==> flow/design.v <==
module flope #(
    parameter int Width = 1
)(
    input logic clk,
    input logic en,
    input logic[Width-1:0] d,
    output logic[Width-1:0] q
);
    always_ff @(posedge clk) begin
        if (en)
            q <= d; 
    end
endmodule
module floper #(
    parameter int Width = 1,
    parameter logic[Width-1:0] ResetValue = 0
)(
    input logic clk,
    input logic reset,
    input logic en,
    input logic[Width-1:0] d,
    output logic[Width-1:0] q
);
    always_ff @(posedge clk or posedge reset) begin
        if (reset)
            q <= ResetValue;
        else if (en)
            q <= d; 
    end
endmodule
module flopr #(
    parameter int Width = 1,
    parameter logic[Width-1:0] ResetValue = 0
)(
    input logic clk,
    input logic reset,
    input logic[Width-1:0] d,
    output logic[Width-1:0] q
);
    always_ff @(posedge clk or posedge reset) begin
        if (reset)
            q <= ResetValue;
        else
            q <= d; 
    end
endmodule
module mux2 #(
    parameter int Width = 1
)(
    input logic[Width-1:0] a0,
    input logic[Width-1:0] a1,
    input logic sel,
    output logic[Width-1:0] y
);
    assign y = sel ? a1 : a0;
endmodule
module mux4 #(
    parameter int Width = 1
)(
    input logic[Width-1:0] a0,
    input logic[Width-1:0] a1,
    input logic[Width-1:0] a2,
    input logic[Width-1:0] a3,
    input logic[1:0] sel,
    output logic[Width-1:0] y
);
    always_comb
        case (sel)
            2'h0: y = a0;
            2'h1: y = a1;
            2'h2: y = a2;
            2'h3: y = a3;
        endcase
endmodule
module controller(
    input logic[6:0] opcode,
    input logic[2:0] funct3,
    input logic funct75,
    output logic[1:0] rs_valid,
    output logic rd_valid,
    output logic[2:0] imm_sel,
    output logic[1:0] src_sel,
    output logic[3:0] alsu_func,
    output logic[1:0] exec_sel,
    output logic jump_d,
    output logic[2:0] flow_ctrl,
    output logic mem_write,
    output logic mem_read,
    output logic[2:0] mem_size,
    output logic system
);
    logic is_shift;
    logic[17:0] controls;
    assign is_shift = funct3[1:0] == 2'b01;
    assign mem_write = (opcode == 7'b01_000_11);
    assign mem_read = (opcode == 7'b00_000_11);
    assign mem_size = funct3;
    assign {rs_valid, rd_valid, imm_sel, src_sel, alsu_func, exec_sel, jump_d, flow_ctrl} = controls;
    always_comb begin
        system = 0;
        case (opcode)
            7'b00_100_11:
                if (is_shift) controls = {3'b01_1,  3'b000, 2'b10, {funct75, funct3},  2'b00, 4'b0000  };
                else          controls = {3'b01_1,  3'b000, 2'b10, {1'b0, funct3},   2'b00, 4'b0000  };
            7'b01_100_11:       controls = {3'b11_1, 3'b000, 2'b00, {funct75, funct3},  2'b00, 4'b0000  };
            7'b01_101_11:      controls = {3'b00_1,   3'b010, 2'b00,  4'b0000,    2'b01,  4'b0000  };
            7'b00_101_11:    controls = {3'b00_1,   3'b010, 2'b11, 4'b0000,  2'b00, 4'b0000  };
            7'b00_000_11:     controls = {3'b01_1,  3'b000, 2'b10, 4'b0000,  2'b00, 4'b0000  };
            7'b01_000_11:    controls = {3'b11_0,  3'b001, 2'b10, 4'b0000,  2'b00, 4'b0000  };
            7'b11_011_11:      controls = {3'b00_1,   3'b100, 2'b00,  4'b0000,    2'b10,  4'b1000 };
            7'b11_001_11:     controls = {3'b01_1,  3'b000, 2'b10, 4'b0000,  2'b10,  4'b0100 };
            7'b11_000_11:
                case (funct3)
                    3'b000:     controls = {3'b11_0,  3'b101, 2'b00, 4'b1000,  2'b00,    4'b0010 };
                    3'b001:     controls = {3'b11_0,  3'b101, 2'b00, 4'b1000,  2'b00,    4'b0011};
                    3'b100:     controls = {3'b11_0,  3'b101, 2'b00, 4'b0010,  2'b00,    4'b0011};
                    3'b101:     controls = {3'b11_0,  3'b101, 2'b00, 4'b0010,  2'b00,    4'b0010 };
                    3'b110:    controls = {3'b11_0,  3'b101, 2'b00, 4'b0011, 2'b00,    4'b0011};
                    3'b111:    controls = {3'b11_0,  3'b101, 2'b00, 4'b0011, 2'b00,    4'b0010 };
                    default:  controls = {3'b00_0,   3'b000, 2'b00,  4'b0000,    2'b00,    4'b0000  };
                endcase
            7'b00_011_11:     controls = {3'b00_0,   3'b000, 2'b00,  4'b0000,    2'b00,    4'b0000  };
            7'b11_100_11: begin
                system = 1;   controls = {3'b00_0,   3'b000, 2'b00,  4'b0000,    2'b00,    4'b0000  };
            end
            default: begin
                system = 1;   controls = {3'b00_0,   3'b000, 2'b00,  4'b0000,    2'b00,    4'b0000  };
            end
        endcase
    end
endmodule
module decode_stage(
    input logic clk,
    input logic halted,
    input logic[31:0] instr_d,
    input logic[31:0] pc_d,
    output logic[2:0] mem_size_d,
    output logic mem_write_d,
    output logic mem_read_d,
    output logic rd_valid_d,
    output logic[1:0] exec_sel_d,
    output logic[2:0] flow_ctrl_d,
    output logic[3:0] alsu_func_d,
    output logic[1:0] src_sel_d,
    output logic[3:0] fwd_sel_d,
    output logic[4:0] rd_d,
    output logic[31:0] reg_a_d,
    output logic[31:0] reg_b_d,
    output logic[31:0] imm_d,
    output logic[31:0] pc_imm_d,
    output logic jump_d,
    input logic[4:0] rd_w,
    input logic rd_valid_w,
    input logic[31:0] reg_d_w,
    input logic[4:0] rd_e,
    input logic rd_valid_e,
    input logic[4:0] rd_m,
    input logic rd_valid_m,
    input logic mem_read_e,
    output logic stall,
    input logic flush,
    output logic system
);
    logic[4:0] rs1;
    logic[4:0] rs2;
    logic[2:0] imm_sel;
    logic[1:0] rs_valid;
    logic mem_write_pre;
    logic mem_read_pre;
    logic rd_valid_pre;
    logic[2:0] flow_ctrl_pre;
    decomposer decomposer(instr_d, rd_d, rs1, rs2);
    reg_file reg_file(
        .clk(clk),
        .a1(rs1),
        .rd1(reg_a_d),
        .a2(rs2),
        .rd2(reg_b_d),
        .a3(rd_w),
        .wd3(reg_d_w),
        .we3(~halted & rd_valid_w)
    );
    imm_dec imm_dec(instr_d, imm_sel, imm_d);
    pc_imm_adder pc_imm_adder(pc_d, imm_d, pc_imm_d);
    logic system_pre;
    controller controller(
        .opcode(instr_d[6:0]),
        .funct3(instr_d[14:12]),
        .funct75(instr_d[30]),
        .rs_valid(rs_valid),
        .rd_valid(rd_valid_pre),
        .imm_sel(imm_sel),
        .src_sel(src_sel_d),
        .alsu_func(alsu_func_d),
        .exec_sel(exec_sel_d),
        .jump_d(jump_d),
        .flow_ctrl(flow_ctrl_pre),
        .mem_write(mem_write_pre),
        .mem_read(mem_read_pre),
        .mem_size(mem_size_d),
        .system(system_pre)
    );
    hazard_unit hazard_unit(
        .rs1(rs1),
        .rs2(rs2),
        .rs_valid(rs_valid),
        .rd_e(rd_e),
        .rd_valid_e(rd_valid_e),
        .rd_m(rd_m),
        .rd_valid_m(rd_valid_m),
        .mem_read_e(mem_read_e),
        .fwd_sel(fwd_sel_d),
        .stall(stall)
    );
    assign system = system_pre & ~flush;
    mux2 #(6) nop_mask(
        {mem_read_pre, mem_write_pre, rd_valid_pre, flow_ctrl_pre},
        6'd0,
        stall | flush,
        {mem_read_d, mem_write_d, rd_valid_d, flow_ctrl_d}
    );
endmodule
module decomposer(
    input logic[31:0] instr,
    output logic[4:0] rd,
    output logic[4:0] rs1,
    output logic[4:0] rs2
);
    assign rd = instr[11:7];
    assign rs1 = instr[19:15];
    assign rs2 = instr[24:20];
endmodule
module hazard_unit(
    input logic[4:0] rs1,
    input logic[4:0] rs2,
    input logic[1:0] rs_valid,
    input logic[4:0] rd_e,
    input logic rd_valid_e,
    input logic[4:0] rd_m,
    input logic rd_valid_m,
    input logic mem_read_e,
    output logic[3:0] fwd_sel,
    output logic stall
);
    always_comb begin
        fwd_sel = 4'b0000;
        stall = 1'b0;
        if (rd_valid_e & rd_e != 5'd0) begin
            fwd_sel[0] = rs_valid[0] & (rs1 == rd_e);
            fwd_sel[1] = rs_valid[1] & (rs2 == rd_e);
            stall = mem_read_e & (fwd_sel[0] | fwd_sel[1]);
        end
        if (rd_valid_m & rd_m != 5'd0) begin
            fwd_sel[2] = rs_valid[0] & (rs1 == rd_m);
            fwd_sel[3] = rs_valid[1] & (rs2 == rd_m);
        end
    end
endmodule
module imm_dec(
    input logic[31:0] instr,
    input logic[2:0] imm_sel,
    output logic[31:0] imm
);
    logic sign;
    assign sign = instr[31];
    always_comb
        case (imm_sel)
            3'b000: imm = { {20{sign}}, instr[31:20] };                                  
            3'b001: imm = { {20{sign}}, instr[31:25], instr[11:7] };                     
            3'b010: imm = { instr[31:12], 12'h0 };                                       
            3'b100: imm = { {12{sign}}, instr[19:12], instr[20], instr[30:21], 1'b0 };   
            3'b101: imm = { {20{sign}}, instr[7], instr[30:25], instr[11:8], 1'b0 };     
            default: imm = 32'h0;
        endcase
endmodule
module pc_imm_adder(
    input logic[31:0] pc,
    input logic[31:0] imm,
    output logic[31:0] pc_imm
);
    assign pc_imm = pc + imm;
endmodule
module reg_file(
    input logic clk,
    input logic[4:0] a1,
    output logic[31:0] rd1,
    input logic[4:0] a2,
    output logic[31:0] rd2,
    input logic[4:0] a3,
    input logic[31:0] wd3,
    input logic we3
);
    logic[31:0] regs[32];
    always_ff @(posedge clk) begin
        if (we3 && a3 != 5'h0)
            regs[a3] <= wd3;
    end
    assign rd1 = (a1 == 5'h0) ? 32'h0 : ((we3 && a1 == a3) ? wd3 : regs[a1]);
    assign rd2 = (a2 == 5'h0) ? 32'h0 : ((we3 && a2 == a3) ? wd3 : regs[a2]);
endmodule
module alsu(
    input logic[31:0] a,
    input logic[31:0] b,
    input logic[3:0] f,
    output logic[31:0] s,
    output logic zero
);
    logic sub_en;
    logic[31:0] bb, sum, xor_res, or_res, and_res, shift_res;
    logic an, bn, sn, slt;
    assign sub_en = f[3] | f[1];
    assign bb = {32{sub_en}} ^ b;
    assign sum = a + bb + sub_en;
    assign xor_res = a ^ b;
    assign or_res = a | b;
    assign and_res = a & b;
    assign an = a[31];
    assign bn = b[31];
    assign sn = sum[31];
    always_comb
        case ({an, bn})
            2'b00: slt = sn;
            2'b01: slt = f[0];
            2'b10: slt = ~f[0];
            2'b11: slt = sn;
        endcase
    shifter shifter(a, b[4:0], f[3:2], shift_res);    
    always_comb
        case (f[2:0])
            3'b000: s = sum;
            3'b001: s = shift_res;
            3'b010: s = {31'h0, slt};
            3'b011: s = {31'h0, slt};
            3'b100: s = xor_res;
            3'b101: s = shift_res;
            3'b110: s = or_res;
            3'b111: s = and_res;
        endcase
    assign zero = ~|s;
endmodule
module execute_stage(
    input logic[1:0] exec_sel_e,
    input logic[2:0] flow_ctrl_e,
    input logic[3:0] alsu_func_e,
    input logic[1:0] src_sel_e,
    input logic[3:0] fwd_sel_e,
    input logic[31:0] reg_a_e,
    input logic[31:0] reg_b_e,
    input logic[31:0] imm_e,
    input logic[31:0] pc_e,
    input logic[31:0] pc4_e,
    output logic[31:0] exec_res_e,
    output logic[31:0] fwd_b_e,
    output logic[1:0] pc_sel_e,
    output logic[31:0] alsu_res_e,
    input logic[31:0] exec_res_m,
    input logic[31:0] reg_d_w,
    output logic flush
);
    logic[31:0] fwd_a;
    logic[31:0] fwd_b;
    logic[31:0] src_a;
    logic[31:0] src_b;
    logic zero;
    fwd_mux fwd_mux(reg_a_e, reg_b_e, exec_res_m, reg_d_w, fwd_sel_e, fwd_a, fwd_b);
    src_mux src_mux(fwd_a, fwd_b, pc_e, imm_e, src_sel_e, src_a, src_b);
    assign fwd_b_e = fwd_b;
    alsu alsu(src_a, src_b, alsu_func_e, alsu_res_e, zero);
    flow_control flow_control(zero, flow_ctrl_e, pc_sel_e, flush);
    mux4 #(32) exec_mux(alsu_res_e, imm_e, pc4_e, pc4_e, exec_sel_e, exec_res_e);
endmodule
module flow_control(
    input logic zero,
    input logic[2:0] flow_ctrl,
    output logic[1:0] pc_sel_e,
    output logic flush
);
    logic branch_cond, branch_taken;
    assign branch_cond = zero ^ flow_ctrl[0];
    assign branch_taken = branch_cond & flow_ctrl[1];
    assign pc_sel_e = {flow_ctrl[2], branch_taken};
    assign flush = branch_taken | flow_ctrl[2];
endmodule
module fwd_mux(
    input logic[31:0] reg_a,
    input logic[31:0] reg_b,
    input logic[31:0] exec_res_m,
    input logic[31:0] reg_d_w,
    input logic[3:0] fwd_sel,
    output logic[31:0] fwd_a,
    output logic[31:0] fwd_b
);
    assign fwd_a = fwd_sel[0] ? exec_res_m : (fwd_sel[2] ? reg_d_w : reg_a);
    assign fwd_b = fwd_sel[1] ? exec_res_m : (fwd_sel[3] ? reg_d_w : reg_b);
endmodule
module shifter (
    input logic[31:0] a,
    input logic[4:0] shamt,
    input logic[1:0] f,
    output logic[31:0] y
);
    logic[63:0] bc;
    logic[4:0] k;
    logic[47:0] d4;
    logic[39:0] d3;
    logic[35:0] d2;
    logic[33:0] d1;
    logic[32:0] d0;
    always_comb
        case (f)
            2'b00: bc = {a, 32'h0};
            2'b01: bc = {32'h0, a};
            2'b10: bc = {a, 32'h0};
            2'b11: bc = {{32{a[31]}}, a};
        endcase
    assign k = {5{~f[0]}} ^ shamt;
    assign d4 = k[4] ? bc[63:16] : bc[47:0];
    assign d3 = k[3] ? d4[47:8] : d4[39:0];
    assign d2 = k[2] ? d3[39:4] : d3[35:0];
    assign d1 = k[1] ? d2[35:2] : d2[33:0];
    assign d0 = k[0] ? d1[33:1] : d1[32:0];
    assign y = f[0] ? d0[31:0] : d0[32:1];
endmodule
module src_mux(
    input logic[31:0] fwd_a,
    input logic[31:0] fwd_b,
    input logic[31:0] pc,
    input logic[31:0] imm,
    input logic[1:0] src_sel,
    output logic[31:0] src_a,
    output logic[31:0] src_b
);
    assign src_a = src_sel[0] ? pc : fwd_a;
    assign src_b = src_sel[1] ? imm : fwd_b;
endmodule
module fetch_stage #(
    parameter logic[31:0] BootVector = 32'h0000_0000
)(
    input logic clk,
    input logic reset,
    input logic halted,
    output logic[31:0] i_addr,
    input logic[31:0] i_data,
    output logic[31:0] instr_f,
    output logic[31:0] pc_f,
    output logic[31:0] pc4_f,
    input logic[31:0] pc_imm_d,
    input logic[31:0] pc_imm_e,
    input logic[31:0] alsu_res_e,
    input logic jump_d,
    input logic[1:0] pc_sel_e,
    input logic stall,
    input logic flush,
    output logic misaligned_pc
);
    logic[31:0] pc1;
    logic[31:0] pc2;
    logic[31:0] pc3;
    floper #(32, BootVector) pc_reg(clk, reset, ~halted & ~stall, pc1, pc_f);
    pc4_adder pc4_adder(pc_f, pc4_f);
    mux2 #(32) pc_mux_d(pc4_f, pc_imm_d, jump_d, pc3);
    mux4 #(32) pc_mux_e(pc3, pc_imm_e, alsu_res_e, alsu_res_e, pc_sel_e, pc2);
    pc_mask pc_mask(pc2, pc1, misaligned_pc);
    assign i_addr = pc_f;
    mux2 #(32) instr_mux(i_data, 32'b000000000000_00000_000_00000_0010011, flush | jump_d, instr_f);
endmodule
module pc4_adder(
    input logic[31:0] pc,
    output logic[31:0] pc4
);
    assign pc4 = pc + 4;
endmodule
module pc_mask(
    input logic[31:0] pc2,
    output logic[31:0] pc1,
    output logic misaligned_pc
);
    assign pc1 = {pc2[31:2], 2'b0};
    assign misaligned_pc = pc2[1];
endmodule
module halt_ctrl(
    input logic clk,
    input logic reset,
    input logic system,
    input logic misaligned_pc,
    input logic misaligned_addr,
    input logic unhalt,
    output logic halted
);
    logic halt_set;
    always_ff @(posedge clk or posedge reset) begin
        if (reset)
            halted <= 0;
        else begin
            if (unhalt)
                halted <= 0;
            else if (halt_set)
                halted <= 1;
        end
    end
    assign halt_set = system | misaligned_pc | misaligned_addr;
endmodule
module addr_dec(
    input logic[31:0] addr,
    output logic[1:0] byte_offset,
    output logic[31:0] word_addr
);
    assign byte_offset = addr[1:0];
    assign word_addr = {addr[31:2], 2'b00};
endmodule
module dmem_ctrl(
    input logic[31:0] a,
    input logic[31:0] wd,
    output logic[31:0] rd,
    input logic mem_write,
    input logic[2:0] mem_size,
    output logic[31:0] d_addr,
    output logic[31:0] d_wdata,
    output logic[3:0] d_wstrb,
    input logic[31:0] d_rdata,
    output logic misaligned_addr
);
    logic[1:0] byte_offset;
    logic[3:0] lanes;
    addr_dec addr_dec(a, byte_offset, d_addr);
    lane_dec lane_dec(byte_offset, mem_size, lanes);
    write_shifter write_shifter(wd, lanes, d_wdata);
    read_shifter read_shifter(d_rdata, lanes, mem_size[2], rd);
    assign d_wstrb = lanes & {4{mem_write}};
    assign misaligned_addr = (lanes == 4'h0);
endmodule
module lane_dec(
    input logic[1:0] byte_offset,
    input logic[2:0] mem_size,
    output logic[3:0] lanes
);
    always_comb begin
        case (mem_size[1:0])
            2'b00:
                case (byte_offset)
                    2'h0: lanes = 4'b0001;
                    2'h1: lanes = 4'b0010;
                    2'h2: lanes = 4'b0100;
                    2'h3: lanes = 4'b1000;
                endcase
            2'b01:
                case (byte_offset)
                    2'h0: lanes = 4'b0011;
                    2'h2: lanes = 4'b1100;
                    default: lanes = 4'b0000;
                endcase
            2'b10:
                lanes = (byte_offset == 2'h0) ? 4'b1111 : 4'b0000;
            default: lanes = 4'b0000;
        endcase
    end
endmodule
module memory_stage(
    input logic halted,
    output logic[31:0] d_addr,
    output logic[31:0] d_wdata,
    output logic[3:0] d_wstrb,
    input logic[31:0] d_rdata,
    input logic[2:0] mem_size_m,
    input logic mem_write_m,
    input logic mem_read_m,
    input logic[31:0] exec_res_m,
    input logic[31:0] fwd_b_m,
    output logic[31:0] reg_d_m,
    output logic misaligned_addr
);
    logic[31:0] mem_res;
    logic mem_op_m;
    logic misaligned_addr_pre;
    dmem_ctrl dmem_ctrl(
        .a(exec_res_m),
        .wd(fwd_b_m),
        .rd(mem_res),
        .mem_write(~halted & mem_write_m),
        .mem_size(mem_size_m),
        .d_addr(d_addr),
        .d_wdata(d_wdata),
        .d_wstrb(d_wstrb),
        .d_rdata(d_rdata),
        .misaligned_addr(misaligned_addr_pre)
    );
    mux2 #(32) mem_mux(exec_res_m, mem_res, mem_read_m, reg_d_m);
    assign mem_op_m = mem_read_m | mem_write_m;
    assign misaligned_addr = misaligned_addr_pre & mem_op_m;
endmodule
module read_shifter(
    input logic[31:0] rdata,
    input logic[3:0] lanes,
    input logic zeroext,
    output logic[31:0] rd
);
    always_comb
        case (lanes)
            4'b0001: rd = zeroext ? {24'h0, rdata[7:0]}   : {{24{rdata[7]}},  rdata[7:0]};
            4'b0010: rd = zeroext ? {24'h0, rdata[15:8]}  : {{24{rdata[15]}}, rdata[15:8]};
            4'b0100: rd = zeroext ? {24'h0, rdata[23:16]} : {{24{rdata[23]}}, rdata[23:16]};
            4'b1000: rd = zeroext ? {24'h0, rdata[31:24]} : {{24{rdata[31]}}, rdata[31:24]};
            4'b0011: rd = zeroext ? {16'h0, rdata[15:0]}  : {{16{rdata[15]}}, rdata[15:0]};
            4'b1100: rd = zeroext ? {16'h0, rdata[31:16]} : {{16{rdata[31]}}, rdata[31:16]};
            4'b1111: rd = rdata;
            default: rd = 32'h0;
        endcase
endmodule
module write_shifter(
    input logic[31:0] wd,
    input logic[3:0] lanes,
    output logic[31:0] wdata
);
    always_comb
        casez (lanes)
            4'b??10: wdata = { wd[31:16], wd[7:0], wd[7:0] };
            4'b?100: wdata = { wd[15:0], wd[15:0] };
            4'b1000: wdata = { wd[7:0], wd[23:0] };
            default: wdata = wd;
        endcase
endmodule
module de_reg(
    input logic clk,
    input logic reset,
    input logic halted,
    input logic[2:0] mem_size_d,
    input logic mem_write_d,
    input logic mem_read_d,
    input logic rd_valid_d,
    input logic[1:0] exec_sel_d,
    input logic[2:0] flow_ctrl_d,
    input logic[3:0] alsu_func_d,
    input logic[1:0] src_sel_d,
    input logic[3:0] fwd_sel_d,
    input logic[4:0] rd_d,
    input logic[31:0] reg_a_d,
    input logic[31:0] reg_b_d,
    input logic[31:0] imm_d,
    input logic[31:0] pc_imm_d,
    input logic[31:0] pc_d,
    input logic[31:0] pc4_d,
    output logic[2:0] mem_size_e,
    output logic mem_write_e,
    output logic mem_read_e,
    output logic rd_valid_e,
    output logic[1:0] exec_sel_e,
    output logic[2:0] flow_ctrl_e,
    output logic[3:0] alsu_func_e,
    output logic[1:0] src_sel_e,
    output logic[3:0] fwd_sel_e,
    output logic[4:0] rd_e,
    output logic[31:0] reg_a_e,
    output logic[31:0] reg_b_e,
    output logic[31:0] imm_e,
    output logic[31:0] pc_imm_e,
    output logic[31:0] pc_e,
    output logic[31:0] pc4_e
);
    floper #(6) floper(
        clk, reset, ~halted,
        {mem_read_d, mem_write_d, rd_valid_d, flow_ctrl_d},
        {mem_read_e, mem_write_e, rd_valid_e, flow_ctrl_e}
    );
    flope #(212) flope(
        clk, ~halted,
        {mem_size_d, exec_sel_d, alsu_func_d, src_sel_d, fwd_sel_d, rd_d, reg_a_d, reg_b_d, imm_d, pc_imm_d, pc_d, pc4_d},
        {mem_size_e, exec_sel_e, alsu_func_e, src_sel_e, fwd_sel_e, rd_e, reg_a_e, reg_b_e, imm_e, pc_imm_e, pc_e, pc4_e}
    );
endmodule
module em_reg(
    input logic clk,
    input logic reset,
    input logic halted,
    input logic[2:0] mem_size_e,
    input logic mem_write_e,
    input logic mem_read_e,
    input logic rd_valid_e,
    input logic[4:0] rd_e,
    input logic[31:0] exec_res_e,
    input logic[31:0] fwd_b_e,
    output logic[2:0] mem_size_m,
    output logic mem_write_m,
    output logic mem_read_m,
    output logic rd_valid_m,
    output logic[4:0] rd_m,
    output logic[31:0] exec_res_m,
    output logic[31:0] fwd_b_m
);
    floper #(3) floper(
        clk, reset, ~halted,
        {mem_read_e, mem_write_e, rd_valid_e},
        {mem_read_m, mem_write_m, rd_valid_m}
    );
    flope #(72) flope(
        clk, ~halted,
        {mem_size_e, rd_e, exec_res_e, fwd_b_e},
        {mem_size_m, rd_m, exec_res_m, fwd_b_m}
    );
endmodule
module fd_reg(
    input logic clk,
    input logic reset,
    input logic halted,
    input logic stall,
    input logic[31:0] instr_f,
    input logic[31:0] pc_f,
    input logic[31:0] pc4_f,
    output logic[31:0] instr_d,
    output logic[31:0] pc_d,
    output logic[31:0] pc4_d
);
    floper #(32,32'b000000000000_00000_000_00000_0010011) floper(
        clk, reset, ~halted & ~stall,
        instr_f,
        instr_d
    );
    flope #(64) flope(
        clk, ~halted & ~stall,
        {pc_f, pc4_f},
        {pc_d, pc4_d}
    );
endmodule
module mw_reg(
    input logic clk,
    input logic reset,
    input logic halted,
    input logic rd_valid_m,
    input logic[4:0] rd_m,
    input logic[31:0] reg_d_m,
    output logic rd_valid_w,
    output logic[4:0] rd_w,
    output logic[31:0] reg_d_w
);
    floper #(1) floper(
        clk, reset, ~halted,
        rd_valid_m,
        rd_valid_w
    );
    flope #(37) flope(
        clk, ~halted,
        {rd_m, reg_d_m},
        {rd_w, reg_d_w}
    );
endmodule
module riscv #(
    parameter logic[31:0] BootVector = 32'h0000_0000
)(
    input logic clk,
    input logic reset,
    output logic halted,
    input logic unhalt,
    output logic[31:0] i_addr,
    input logic[31:0] i_data,
    output logic[31:0] d_addr,
    output logic[31:0] d_wdata,
    output logic[3:0] d_wstrb,
    input logic[31:0] d_rdata
);
    logic[31:0] instr_f;
    logic[31:0] pc_f;
    logic[31:0] pc4_f;
    logic[31:0] instr_d;
    logic[31:0] pc_d;
    logic[31:0] pc4_d;
    logic[2:0] mem_size_d;
    logic mem_write_d;
    logic mem_read_d;
    logic rd_valid_d;
    logic[1:0] exec_sel_d;
    logic[2:0] flow_ctrl_d;
    logic[3:0] alsu_func_d;
    logic[1:0] src_sel_d;
    logic[3:0] fwd_sel_d;
    logic[4:0] rd_d;
    logic[31:0] reg_a_d;
    logic[31:0] reg_b_d;
    logic[31:0] imm_d;
    logic[31:0] pc_imm_d;
    logic jump_d;
    logic[2:0] mem_size_e;
    logic mem_write_e;
    logic mem_read_e;
    logic rd_valid_e;
    logic[1:0] exec_sel_e;
    logic[2:0] flow_ctrl_e;
    logic[3:0] alsu_func_e;
    logic[1:0] src_sel_e;
    logic[3:0] fwd_sel_e;
    logic[4:0] rd_e;
    logic[31:0] reg_a_e;
    logic[31:0] reg_b_e;
    logic[31:0] imm_e;
    logic[31:0] pc_imm_e;
    logic[31:0] pc_e;
    logic[31:0] pc4_e;
    logic[31:0] exec_res_e;
    logic[31:0] fwd_b_e;
    logic[1:0] pc_sel_e;
    logic[31:0] alsu_res_e;
    logic[2:0] mem_size_m;
    logic mem_write_m;
    logic mem_read_m;
    logic rd_valid_m;
    logic[4:0] rd_m;
    logic[31:0] exec_res_m;
    logic[31:0] fwd_b_m;
    logic[31:0] reg_d_m;
    logic rd_valid_w;
    logic[4:0] rd_w;
    logic[31:0] reg_d_w;
    logic stall;
    logic flush;
    logic system;
    logic misaligned_pc;
    logic misaligned_addr;
    fetch_stage fetch(.*);
    fd_reg fd_reg(.*);
    decode_stage decode(.*);
    de_reg de_reg(.*);
    execute_stage execute(.*);
    em_reg em_reg(.*);
    memory_stage memory(.*);
    mw_reg mw_reg(.*);
    halt_ctrl halt_ctrl(.*);
endmodule
Ticket comment

Reports on riscv
Each step is given for the RTL above and for the edited RTL.
Lines under "orig" count in the file above, lines under "edited" in the edited file.
"change" is "edited" less "orig", of the values as shown; "change_rel_pct" is that difference over "orig", in percent.
Operators: Yosys type, input widths -> output width; for muxes data width and select width s.
Cell names lack the library's common part.
{"block": "design", "design": "riscv", "clk_port": "clk", "library": "sky130hd", "pvt_corner": "tt_025C_1v80"}

Diff
The edit as a unified diff against the file above.
This change comes from a script, not from a designer. The edited design behaves differently; no optimisation was intended.
begin of diff
@@ -368,5 +368,8 @@
     alsu alsu(src_a, src_b, alsu_func_e, alsu_res_e, zero);
     flow_control flow_control(zero, flow_ctrl_e, pc_sel_e, flush);
-    mux4 #(32) exec_mux(alsu_res_e, imm_e, pc4_e, pc4_e, exec_sel_e, exec_res_e);
+    wire [31:0] exec_res_e_p, exec_res_e_n;
+    mux4 #(32) exec_mux(alsu_res_e, imm_e, pc4_e, pc4_e, exec_sel_e, exec_res_e_p);
+    mux4 #(32) exec_mux_b (alsu_res_e, imm_e, ~pc4_e, pc4_e, exec_sel_e, exec_res_e_n);
+    assign exec_res_e = exec_res_e_p ^ exec_res_e_n;
 endmodule
 module flow_control(
end of diff

Word level
Yosys after proc, flatten, opt, wreduce and memory -nomap, before mapping. Memory bits, and registers merged into a memory's read port (data or address), are not among the register bits. Print and check cells are not counted.
Yosys's memory passes give these memory sizes; they may raise the number of words (mostly to a power of two), join words into wider ones and drop unused or constant bits.
{"block": "bits", "item": "out_inout_bits", "orig": 101, "edited": 101, "change": 0, "change_rel_pct": 0.00}
{"block": "bits", "item": "mem_bits_rw", "orig": 1024, "edited": 1024, "change": 0, "change_rel_pct": 0.00}
{"block": "bits", "item": "n_memories", "orig": 1, "edited": 1, "change": 0, "change_rel_pct": 0.00}
{"block": "bits", "item": "regBits", "orig": 390, "edited": 390, "change": 0, "change_rel_pct": 0.00}
{"block": "bits", "item": "clocked_rd_ports_x_width", "orig": 64, "edited": 64, "change": 0, "change_rel_pct": 0.00}
{"block": "bits", "item": "input_bits", "orig": 67, "edited": 67, "change": 0, "change_rel_pct": 0.00}
{"block": "op_classes", "item": "n_addsub", "orig": 4, "edited": 4, "change": 0, "change_rel_pct": 0.00}
{"block": "op_classes", "item": "mux", "orig": 44, "edited": 45, "change": 1, "change_rel_pct": 2.27}
{"block": "op_classes", "item": "equal", "orig": 57, "edited": 57, "change": 0, "change_rel_pct": 0.00}
{"block": "op_classes", "item": "logic", "orig": 33, "edited": 35, "change": 2, "change_rel_pct": 6.06}
{"block": "op_classes", "item": "reduce_and_logical", "orig": 28, "edited": 28, "change": 0, "change_rel_pct": 0.00}
{"block": "mem_list", "item": "mem_shapes", "orig": "decode.reg_file.regs 32 x 32 bit 2R1W", "edited": "decode.reg_file.regs 32 x 32 bit 2R1W"}
{"block": "op_table", "operator": "$xor 32x32->32", "orig": 2, "edited": 3, "change": 1, "change_rel_pct": 50.00}
{"block": "op_table", "operator": "$not 32->32", "orig": 0, "edited": 1, "change": 1}
{"block": "op_table", "operator": "$pmux 32 s4", "orig": 0, "edited": 1, "change": 1}
{"block": "op_table", "operator": "$mux 32", "orig": 17, "edited": 17, "change": 0, "change_rel_pct": 0.00}
{"block": "op_table", "operator": "$and 1x1->1", "orig": 13, "edited": 13, "change": 0, "change_rel_pct": 0.00}
{"block": "op_table", "operator": "$eq 2x2->1 const B", "orig": 12, "edited": 12, "change": 0, "change_rel_pct": 0.00}
{"block": "op_table", "operator": "$eq 3x3->1 const B", "orig": 11, "edited": 11, "change": 0, "change_rel_pct": 0.00}
{"block": "op_table", "operator": "$or 1x1->1", "orig": 8, "edited": 8, "change": 0, "change_rel_pct": 0.00}
{"block": "op_table", "operator": "$eq 2x1->1 const B", "orig": 7, "edited": 7, "change": 0, "change_rel_pct": 0.00}
{"block": "op_table", "operator": "$logic_not 2->1", "orig": 6, "edited": 6, "change": 0, "change_rel_pct": 0.00}
{"block": "op_table", "operator": "$reduce_or 2->1", "orig": 6, "edited": 6, "change": 0, "change_rel_pct": 0.00}
{"block": "op_table", "operator": "$mux 1", "orig": 5, "edited": 5, "change": 0, "change_rel_pct": 0.00}
{"block": "op_table", "operator": "$not 1->1", "orig": 5, "edited": 5, "change": 0, "change_rel_pct": 0.00}
{"block": "op_table", "operator": "$eq 5x5->1", "orig": 4, "edited": 4, "change": 0, "change_rel_pct": 0.00}
{"block": "op_table", "operator": "$eq 3x1->1 const B", "orig": 3, "edited": 3, "change": 0, "change_rel_pct": 0.00}
{"block": "op_table", "operator": "$eq 3x2->1 const B", "orig": 3, "edited": 3, "change": 0, "change_rel_pct": 0.00}
{"block": "op_table", "operator": "$eq 4x4->1 const B", "orig": 3, "edited": 3, "change": 0, "change_rel_pct": 0.00}
{"block": "op_table", "operator": "$eq 7x6->1 const B", "orig": 3, "edited": 3, "change": 0, "change_rel_pct": 0.00}
{"block": "op_table", "operator": "$eq 7x7->1 const B", "orig": 3, "edited": 3, "change": 0, "change_rel_pct": 0.00}
{"block": "op_table", "operator": "$logic_not 1->1", "orig": 3, "edited": 3, "change": 0, "change_rel_pct": 0.00}
{"block": "op_table", "operator": "$logic_not 3->1", "orig": 3, "edited": 3, "change": 0, "change_rel_pct": 0.00}
{"block": "op_table", "operator": "$pmux 32 s3", "orig": 3, "edited": 3, "change": 0, "change_rel_pct": 0.00}
{"block": "op_table", "operator": "$reduce_bool 5->1", "orig": 3, "edited": 3, "change": 0, "change_rel_pct": 0.00}
{"block": "op_table", "operator": "$add 32x32->32", "orig": 2, "edited": 2, "change": 0, "change_rel_pct": 0.00}
{"block": "op_table", "operator": "$eq 4x2->1 const B", "orig": 2, "edited": 2, "change": 0, "change_rel_pct": 0.00}
{"block": "op_table", "operator": "$eq 7x5->1 const B", "orig": 2, "edited": 2, "change": 0, "change_rel_pct": 0.00}
{"block": "op_table", "operator": "$logic_not 5->1", "orig": 2, "edited": 2, "change": 0, "change_rel_pct": 0.00}
{"block": "op_table", "operator": "$add 32x1->32", "orig": 1, "edited": 1, "change": 0, "change_rel_pct": 0.00}
Not every row of either side is listed.

Depth
Depth = most cells in a row (Yosys ltp): at word level without a register or memory, in the mapped netlist without a sequential cell, where the memories' decode and read muxes count.
{"block": "depth", "item": "ltp_word", "orig": 22, "edited": 22, "change": 0, "change_rel_pct": 0.00}
{"block": "depth", "item": "ABC_AREA", "orig": "0", "edited": "0"}
{"block": "depth", "item": "ltp_mapped", "orig": 29, "edited": 27, "change": -2, "change_rel_pct": -6.90}
{"block": "depth", "item": "mapped_depth_nobuf", "orig": 26, "edited": 26, "change": 0, "change_rel_pct": 0.00}

After synthesis
Source: synth_stat.txt of the flow (Yosys; design flattened, memories mapped). It holds for the ABC_AREA given above (unset counts as 0); a run with the other value may have another netlist.
{"block": "mapped", "item": "n_buf", "orig": 457, "edited": 448, "change": -9, "change_rel_pct": -1.97}
{"block": "mapped", "item": "yosys_area_um2", "orig": 78240.0, "edited": 75792.7, "change": -2447.3, "change_rel_pct": -3.13}
{"block": "mapped", "item": "ffs", "orig": 1472, "edited": 1412, "change": -60, "change_rel_pct": -4.08}
{"block": "mapped", "item": "seq_area_um2", "orig": 43840.8, "edited": 42039.1, "change": -1801.7, "change_rel_pct": -4.11}
{"block": "mapped", "item": "mapped_cells", "orig": 5268, "edited": 5123, "change": -145, "change_rel_pct": -2.75}
{"block": "types", "cell": "edfxtp_1", "orig": 1399, "edited": 1339, "change": -60, "change_rel_pct": -4.29}
{"block": "types", "cell": "a21oi_1", "orig": 252, "edited": 197, "change": -55, "change_rel_pct": -21.83}
{"block": "types", "cell": "nand2_1", "orig": 244, "edited": 280, "change": 36, "change_rel_pct": 14.75}
{"block": "types", "cell": "o21ai_0", "orig": 180, "edited": 145, "change": -35, "change_rel_pct": -19.44}
{"block": "types", "cell": "a32o_1", "orig": 3, "edited": 37, "change": 34, "change_rel_pct": 1133.33}
{"block": "types", "cell": "xor2_1", "orig": 44, "edited": 77, "change": 33, "change_rel_pct": 75.00}
{"block": "types", "cell": "xnor2_1", "orig": 96, "edited": 66, "change": -30, "change_rel_pct": -31.25}
{"block": "types", "cell": "a22o_1", "orig": 37, "edited": 8, "change": -29, "change_rel_pct": -78.38}
{"block": "types", "cell": "nor2b_1", "orig": 22, "edited": 51, "change": 29, "change_rel_pct": 131.82}
{"block": "types", "cell": "a31oi_1", "orig": 29, "edited": 48, "change": 19, "change_rel_pct": 65.52}
{"block": "types", "cell": "a22oi_1", "orig": 41, "edited": 23, "change": -18, "change_rel_pct": -43.90}
{"block": "types", "cell": "nand2b_1", "orig": 57, "edited": 40, "change": -17, "change_rel_pct": -29.82}
{"block": "types", "cell": "nor2_1", "orig": 398, "edited": 382, "change": -16, "change_rel_pct": -4.02}
{"block": "types", "cell": "mux4_2", "orig": 642, "edited": 628, "change": -14, "change_rel_pct": -2.18}
{"block": "types", "cell": "nor3_1", "orig": 76, "edited": 62, "change": -14, "change_rel_pct": -18.42}
{"block": "types", "cell": "mux2i_1", "orig": 174, "edited": 186, "change": 12, "change_rel_pct": 6.90}
{"block": "types", "cell": "mux2_2", "orig": 62, "edited": 51, "change": -11, "change_rel_pct": -17.74}
{"block": "types", "cell": "o221ai_2", "orig": 20, "edited": 9, "change": -11, "change_rel_pct": -55.00}
Not every row of either side is listed.
By module: a second synthesis without flattening, with its own total; a netlist apart from the flattened one above.
{"block": "hier_totals", "item": "hier_cells", "orig": 5646, "edited": 5749, "change": 103, "change_rel_pct": 1.82}
{"block": "hier_totals", "item": "hier_area_um2", "orig": 83113.5, "edited": 84328.4, "change": 1214.9, "change_rel_pct": 1.46}
Each row is one instance without its submodules.
{"block": "modules_orig", "mod": "reg_file", "instances": 1, "cells": 2520, "mod_area_um2": 47869.7}
{"block": "modules_orig", "mod": "flope #(Width=212)", "instances": 1, "cells": 212, "mod_area_um2": 6366.1}
{"block": "modules_orig", "mod": "alsu", "instances": 1, "cells": 684, "mod_area_um2": 4616.9}
{"block": "modules_orig", "mod": "shifter", "instances": 1, "cells": 612, "mod_area_um2": 4286.6}
{"block": "modules_orig", "mod": "flope #(Width=72)", "instances": 1, "cells": 72, "mod_area_um2": 2162.1}
{"block": "modules_orig", "mod": "flope #(Width=64)", "instances": 1, "cells": 64, "mod_area_um2": 1921.8}
{"block": "modules_orig", "mod": "pc_imm_adder", "instances": 1, "cells": 232, "mod_area_um2": 1720.4}
{"block": "modules_orig", "mod": "mux2 #(Width=32)", "instances": 3, "cells": 36, "mod_area_um2": 544.3}
{"block": "modules_orig", "mod": "mux4 #(Width=32)", "instances": 2, "cells": 39, "mod_area_um2": 814.5}
{"block": "modules_orig", "mod": "fwd_mux", "instances": 1, "cells": 214, "mod_area_um2": 1426.4}
{"block": "modules_orig", "mod": "floper", "instances": 1, "cells": 69, "mod_area_um2": 1352.5}
{"block": "modules_orig", "mod": "floper", "instances": 1, "cells": 69, "mod_area_um2": 1348.8}
{"block": "modules_orig", "mod": "flope #(Width=37)", "instances": 1, "cells": 37, "mod_area_um2": 1111.1}
{"block": "modules_orig", "mod": "src_mux", "instances": 1, "cells": 72, "mod_area_um2": 1088.5}
orig: Modules not listed: 26.
{"block": "modules_edited", "mod": "reg_file", "instances": 1, "cells": 2520, "mod_area_um2": 47869.7}
{"block": "modules_edited", "mod": "flope #(Width=212)", "instances": 1, "cells": 212, "mod_area_um2": 6366.1}
{"block": "modules_edited", "mod": "alsu", "instances": 1, "cells": 684, "mod_area_um2": 4616.9}
{"block": "modules_edited", "mod": "shifter", "instances": 1, "cells": 612, "mod_area_um2": 4286.6}
{"block": "modules_edited", "mod": "mux4 #(Width=32)", "instances": 3, "cells": 39, "mod_area_um2": 814.5}
{"block": "modules_edited", "mod": "flope #(Width=72)", "instances": 1, "cells": 72, "mod_area_um2": 2162.1}
{"block": "modules_edited", "mod": "flope #(Width=64)", "instances": 1, "cells": 64, "mod_area_um2": 1921.8}
{"block": "modules_edited", "mod": "pc_imm_adder", "instances": 1, "cells": 232, "mod_area_um2": 1720.4}
{"block": "modules_edited", "mod": "mux2 #(Width=32)", "instances": 3, "cells": 36, "mod_area_um2": 544.3}
{"block": "modules_edited", "mod": "fwd_mux", "instances": 1, "cells": 214, "mod_area_um2": 1426.4}
{"block": "modules_edited", "mod": "floper", "instances": 1, "cells": 69, "mod_area_um2": 1352.5}
{"block": "modules_edited", "mod": "floper", "instances": 1, "cells": 69, "mod_area_um2": 1348.8}
{"block": "modules_edited", "mod": "flope #(Width=37)", "instances": 1, "cells": 37, "mod_area_um2": 1111.1}
{"block": "modules_edited", "mod": "src_mux", "instances": 1, "cells": 72, "mod_area_um2": 1088.5}
edited: Modules not listed: 26.

Worst setup path after synthesis
OpenSTA on the mapped netlist: ideal clock, no wires. The path of least setup slack (recovery checks aside). Input and output delay are each 20% of the period. Register names are those of the netlist, which keeps one name where synthesis merged equal registers.
{"block": "synth_timing", "item": "path_kind", "orig": "register -> register", "edited": "register -> register"}
{"block": "synth_timing", "item": "startpoint", "orig": "register halt_ctrl.halted", "edited": "register halt_ctrl.halted"}
{"block": "synth_timing", "item": "endpoint", "orig": "register fd_reg.floper.q[10]", "edited": "memory decode.reg_file.regs[28][0]"}
{"block": "synth_timing", "item": "driving_pins", "orig": 9, "edited": 7, "change": -2, "change_rel_pct": -22.22}
{"block": "synth_timing", "item": "required_time_ns", "orig": 9.879, "edited": 9.579, "change": -0.300, "change_rel_pct": -3.04}
{"block": "synth_timing", "item": "period_ns", "orig": 10.0, "edited": 10.0, "change": 0.0, "change_rel_pct": 0.00}
{"block": "synth_timing", "item": "path_buffers", "orig": 2, "edited": 2, "change": 0, "change_rel_pct": 0.00}
{"block": "synth_timing", "item": "path_delay_ns", "orig": 12.035, "edited": 9.404, "change": -2.631, "change_rel_pct": -21.86}
{"block": "synth_timing", "item": "launch_ns", "orig": 0.000, "edited": 0.000, "change": 0.000}
{"block": "synth_timing", "item": "t_arrival_ns", "orig": 11.914, "edited": 8.983, "change": -2.931, "change_rel_pct": -24.60}
{"block": "synth_timing", "item": "path_slack_ns", "orig": -2.035, "edited": 0.595, "change": 2.630}
{"block": "synth_timing", "item": "synth_period_reached_ns", "orig": 12.035, "edited": 9.405, "change": -2.630, "change_rel_pct": -21.85}
"path_delay_ns" = arrival - input delay + setup time.
"driving_pins" counts driving pins, that of a launching flip-flop among them; a cell with two outputs on the path counts twice.
"synth_period_reached_ns" is the clock period less the worst setup slack; recovery checks do not enter. This is arithmetic on one report: input and output delays are still those of the set period (20% each).
Between the ends stands the longest chain of elaborated cells between them, by number of cells; it is not shown to be the way that was timed. Of several equally long chains one is given.
Each line given opens the expression or statement behind the cell; cells for indexed reads and writes are added by Yosys, which also makes memories of some case tables.
A register here has more assigning lines than the two given.
{"block": "synth_between_orig", "cell_sequence": "dfrtp_1 clkinv_1 o31ai_1 clkinv_1 nand2_1 nor3_2 buf_6 buf_6 a22o_1", "elab_chain_len": 2, "cells_between": 2, "classes_between": "logic: 2"}
{"block": "synth_rtl_orig", "item": "from (decl)", "line": 488, "source": "output logic halted"}
{"block": "synth_rtl_orig", "item": "from (assign)", "line": 493, "source": "halted <= 0;"}
{"block": "synth_rtl_orig", "item": "from (assign)", "line": 496, "source": "halted <= 0;"}
{"block": "synth_rtl_orig", "item": "$not 1->1", "line": 713, "source": "clk, reset, ~halted & ~stall,"}
{"block": "synth_rtl_orig", "item": "$and 1x1->1", "line": 713}
{"block": "synth_rtl_orig", "item": "to (assign)", "line": 26, "source": "q <= ResetValue;"}
{"block": "synth_rtl_orig", "item": "to (assign)", "line": 28, "source": "q <= d;"}
{"block": "synth_rtl_orig", "item": "to (decl)", "line": 22, "source": "output logic[Width-1:0] q"}
Nets of the timed path that keep an RTL name, with a line that drives or declares them; the list need not be complete.
{"block": "synth_nets_orig", "net": "fd_reg.flope.en", "line": 718, "source": "clk, ~halted & ~stall,"}
edited: Only ways into the end's enable, where the timed path ends, are counted here.
{"block": "synth_between_edited", "cell_sequence": "dfrtp_1 inv_1 o311a_1 clkbuf_1 or3b_2 clkbuf_1 nor2_1", "elab_chain_len": 4, "cells_between": 5, "classes_between": "mux: 2; logic: 2; reduce/logical: 1"}
{"block": "synth_rtl_edited", "item": "from (decl)", "line": 491, "source": "output logic halted"}
{"block": "synth_rtl_edited", "item": "from (assign)", "line": 496, "source": "halted <= 0;"}
{"block": "synth_rtl_edited", "item": "from (assign)", "line": 499, "source": "halted <= 0;"}
{"block": "synth_rtl_edited", "item": "$not 1->1", "line": 181, "source": ".we3(~halted & rd_valid_w)"}
{"block": "synth_rtl_edited", "item": "$and 1x1->1", "line": 181}
{"block": "synth_rtl_edited", "item": "$logic_and 1x1->1", "line": 295, "source": "if (we3 && a3 != 5'h0)"}
{"block": "synth_rtl_edited", "item": "$mux 5", "line": 295}
{"block": "synth_rtl_edited", "item": "to (decl)", "line": 293, "source": "logic[31:0] regs[32];"}

Timing after layout
Path of least setup slack in the final report of the runs of pair A (OpenROAD, finished layout, wires in). Where an end is a register, its clock arrival counts in the times.
{"block": "layout_timing", "item": "path_kind", "orig": "register -> register", "edited": "register -> register"}
{"block": "layout_timing", "item": "startpoint", "orig": "register de_reg.flope.q[198]", "edited": "register de_reg.flope.q[197]"}
{"block": "layout_timing", "item": "endpoint", "orig": "register fetch.pc_reg.q[22]", "edited": "register fetch.pc_reg.q[5]"}
{"block": "layout_timing", "item": "launch_ns", "orig": 0.83, "edited": 0.78, "change": -0.05, "change_rel_pct": -6.02}
{"block": "layout_timing", "item": "driving_pins", "orig": 20, "edited": 21, "change": 1, "change_rel_pct": 5.00}
{"block": "layout_timing", "item": "path_slack_ns", "orig": 2.04, "edited": 2.23, "change": 0.19}
{"block": "layout_timing", "item": "period_ns", "orig": 10.0, "edited": 10.0, "change": 0.0, "change_rel_pct": 0.00}
{"block": "layout_timing", "item": "path_buffers", "orig": 2, "edited": 0, "change": -2, "change_rel_pct": -100.00}
{"block": "layout_timing", "item": "required_time_ns", "orig": 10.68, "edited": 10.67, "change": -0.01, "change_rel_pct": -0.09}
{"block": "layout_timing", "item": "t_arrival_ns", "orig": 8.64, "edited": 8.44, "change": -0.20, "change_rel_pct": -2.31}
Between the ends stands the longest chain of elaborated cells between them, by number of cells; it is not shown to be the way that was timed. Of several equally long chains one is given.
{"block": "layout_between_orig", "cell_sequence": "edfxtp_1 buf_4 or3b_1 o211ai_4 inv_2 buf_4 nor3_1 nor3_1 o32ai_1 a21oi_1 a221oi_1 a21boi_0 o32ai_1 nor4b_1 nand4_1 nor4_4 mux2i_1 nor3_4 mux2_2 o221ai_1", "elab_chain_len": 17, "cells_between": 32, "classes_between": "add/sub: 2; eq/ne: 6; mux: 11; logic: 7; reduce/logical: 6"}
{"block": "layout_rtl_orig", "item": "from (decl)", "line": 7, "source": "output logic[Width-1:0] q"}
{"block": "layout_rtl_orig", "item": "from (assign)", "line": 11, "source": "q <= d;"}
{"block": "layout_rtl_orig", "item": "$mux 32", "line": 394, "source": "assign fwd_b = fwd_sel[1] ? exec_res_m : (fwd_sel[3] ? reg_d_w : reg_b);"}
{"block": "layout_rtl_orig", "item": "$mux 32", "line": 434, "source": "assign src_b = src_sel[1] ? imm : fwd_b;"}
{"block": "layout_rtl_orig", "item": "$xor 5x5->5", "line": 416, "source": "assign k = {5{~f[0]}} ^ shamt;"}
{"block": "layout_rtl_orig", "item": "$mux 48", "line": 417, "source": "assign d4 = k[4] ? bc[63:16] : bc[47:0];"}
{"block": "layout_rtl_orig", "item": "$mux 40", "line": 418, "source": "assign d3 = k[3] ? d4[47:8] : d4[39:0];"}
{"block": "layout_rtl_orig", "item": "$mux 36", "line": 419, "source": "assign d2 = k[2] ? d3[39:4] : d3[35:0];"}
{"block": "layout_rtl_orig", "item": "$mux 34", "line": 420, "source": "assign d1 = k[1] ? d2[35:2] : d2[33:0];"}
{"block": "layout_rtl_orig", "item": "(+3 left out)"}
{"block": "layout_rtl_orig", "item": "$reduce_or 32->1", "line": 339, "source": "assign zero = ~|s;"}
{"block": "layout_rtl_orig", "item": "$logic_not 1->1", "line": 339}
{"block": "layout_rtl_orig", "item": "$xor 1x1->1", "line": 379, "source": "assign branch_cond = zero ^ flow_ctrl[0];"}
{"block": "layout_rtl_orig", "item": "$and 1x1->1", "line": 380, "source": "assign branch_taken = branch_cond & flow_ctrl[1];"}
{"block": "layout_rtl_orig", "item": "$eq 2x2->1", "line": 68, "source": "case (sel)"}
{"block": "layout_rtl_orig", "item": "$reduce_or 2->1"}
{"block": "layout_rtl_orig", "item": "$pmux 32 s3", "line": 68}
{"block": "layout_rtl_orig", "item": "to (assign)", "line": 26, "source": "q <= ResetValue;"}
{"block": "layout_rtl_orig", "item": "to (assign)", "line": 28, "source": "q <= d;"}
{"block": "layout_rtl_orig", "item": "to (decl)", "line": 22, "source": "output logic[Width-1:0] q"}
{"block": "layout_between_edited", "cell_sequence": "edfxtp_1 nand2b_1 o221ai_1 inv_1 ha_1 o21ai_0 o21a_1 o2111ai_1 nand2_1 o21ai_1 a311oi_1 xnor2_1 o21ai_0 a211oi_1 a2111oi_0 and4bb_1 nand4_1 nor2_2 mux2_4 mux2_1 a221o_1", "elab_chain_len": 17, "cells_between": 31, "classes_between": "add/sub: 2; eq/ne: 6; mux: 12; logic: 5; reduce/logical: 6"}
{"block": "layout_rtl_edited", "item": "from (decl)", "line": 7, "source": "output logic[Width-1:0] q"}
{"block": "layout_rtl_edited", "item": "from (assign)", "line": 11, "source": "q <= d;"}
{"block": "layout_rtl_edited", "item": "$mux 32", "line": 396, "source": "assign fwd_a = fwd_sel[0] ? exec_res_m : (fwd_sel[2] ? reg_d_w : reg_a);"}
{"block": "layout_rtl_edited", "item": "$mux 32", "line": 436, "source": "assign src_a = src_sel[0] ? pc : fwd_a;"}
{"block": "layout_rtl_edited", "item": "$pmux 64 s3", "line": 413, "source": "case (f)"}
{"block": "layout_rtl_edited", "item": "$mux 48", "line": 420, "source": "assign d4 = k[4] ? bc[63:16] : bc[47:0];"}
{"block": "layout_rtl_edited", "item": "$mux 40", "line": 421, "source": "assign d3 = k[3] ? d4[47:8] : d4[39:0];"}
{"block": "layout_rtl_edited", "item": "$mux 36", "line": 422, "source": "assign d2 = k[2] ? d3[39:4] : d3[35:0];"}
{"block": "layout_rtl_edited", "item": "$mux 34", "line": 423, "source": "assign d1 = k[1] ? d2[35:2] : d2[33:0];"}
{"block": "layout_rtl_edited", "item": "(+3 left out)"}
{"block": "layout_rtl_edited", "item": "$reduce_or 32->1", "line": 339, "source": "assign zero = ~|s;"}
{"block": "layout_rtl_edited", "item": "$logic_not 1->1", "line": 339}
{"block": "layout_rtl_edited", "item": "$xor 1x1->1", "line": 382, "source": "assign branch_cond = zero ^ flow_ctrl[0];"}
{"block": "layout_rtl_edited", "item": "$and 1x1->1", "line": 383, "source": "assign branch_taken = branch_cond & flow_ctrl[1];"}
{"block": "layout_rtl_edited", "item": "$eq 2x2->1", "line": 68, "source": "case (sel)"}
{"block": "layout_rtl_edited", "item": "$reduce_or 2->1"}
{"block": "layout_rtl_edited", "item": "$pmux 32 s3", "line": 68}
{"block": "layout_rtl_edited", "item": "to (assign)", "line": 26, "source": "q <= ResetValue;"}
{"block": "layout_rtl_edited", "item": "to (assign)", "line": 28, "source": "q <= d;"}
{"block": "layout_rtl_edited", "item": "to (decl)", "line": 22, "source": "output logic[Width-1:0] q"}

Flow runs
Both versions went through the flow (Yosys, OpenROAD) with the same settings in each pair. Constraints: input delay and output delay 20% of the set period each, output load 0.01 pF.
{"block": "flow_settings_pair_A", "period_ns": 10.0, "CAP_MARGIN": 20, "CORE_MARGIN": 2, "CORE_UTILIZATION": 40, "SLEW_MARGIN": 20}
{"block": "measured_pair_A", "item": "dieArea_um2", "orig": 199152.0, "edited": 192980.0, "change": -6172.0, "change_rel_pct": -3.10}
{"block": "measured_pair_A", "item": "clock_period_reached_ns", "orig": 7.958, "edited": 7.766, "change": -0.192, "change_rel_pct": -2.41}
{"block": "measured_pair_A", "item": "final_cell_area_um2", "orig": 88083.2, "edited": 85370.6, "change": -2712.6, "change_rel_pct": -3.08}
{"block": "measured_pair_A", "item": "timing.setup.tns_ns", "orig": 0.000, "edited": 0.000, "change": 0.000}
{"block": "measured_pair_A", "item": "yosys_chip_area_um2", "orig": 78240.0, "edited": 75792.7, "change": -2447.3, "change_rel_pct": -3.13}
{"block": "measured_pair_A", "item": "finish.utilization_pct", "orig": 45.3, "edited": 45.4, "change": 0.1}
{"block": "measured_pair_A", "item": "worst_setup_slack_ns", "orig": 2.042, "edited": 2.234, "change": 0.192}
{"block": "measured_pair_A", "item": "final_hold_ws_ns", "orig": 0.393, "edited": 0.436, "change": 0.043}
{"block": "measured_pair_A", "item": "final_power_uw", "orig": 19715, "edited": 18782, "change": -933, "change_rel_pct": -4.73}
{"block": "flow_settings_pair_B", "CAP_MARGIN": 15, "CORE_UTILIZATION": 34, "MIN_ROUTING_LAYER": "met1", "PLACE_DENSITY": 0.5, "TNS_END_PERCENT": 85, "period_ns": 13.8, "CORE_MARGIN": 2, "SLEW_MARGIN": 20}
{"block": "measured_pair_B", "item": "dieArea_um2", "orig": 233971.0, "edited": 226714.0, "change": -7257.0, "change_rel_pct": -3.10}
{"block": "measured_pair_B", "item": "clock_period_reached_ns", "orig": 8.775, "edited": 8.120, "change": -0.655, "change_rel_pct": -7.46}
{"block": "measured_pair_B", "item": "final_cell_area_um2", "orig": 89129.2, "edited": 86367.8, "change": -2761.4, "change_rel_pct": -3.10}
{"block": "measured_pair_B", "item": "timing.setup.tns_ns", "orig": 0.000, "edited": 0.000, "change": 0.000}
{"block": "measured_pair_B", "item": "yosys_chip_area_um2", "orig": 78240.0, "edited": 75792.7, "change": -2447.3, "change_rel_pct": -3.13}
{"block": "measured_pair_B", "item": "finish.utilization_pct", "orig": 38.8, "edited": 38.9, "change": 0.1}
{"block": "measured_pair_B", "item": "worst_setup_slack_ns", "orig": 5.025, "edited": 5.680, "change": 0.655}
{"block": "measured_pair_B", "item": "final_hold_ws_ns", "orig": 0.413, "edited": 0.426, "change": 0.013}
{"block": "measured_pair_B", "item": "final_power_uw", "orig": 14556, "edited": 13921, "change": -635, "change_rel_pct": -4.36}
"clock_period_reached_ns" means the clock period less the worst setup slack. The figure is calculated, with input and output delays left at 20% of the set period.
By "final_power_uw" is meant OpenSTA's value without simulated activity: inputs other than the clock are taken to toggle once in ten clock periods, and the tool carries that through the logic.
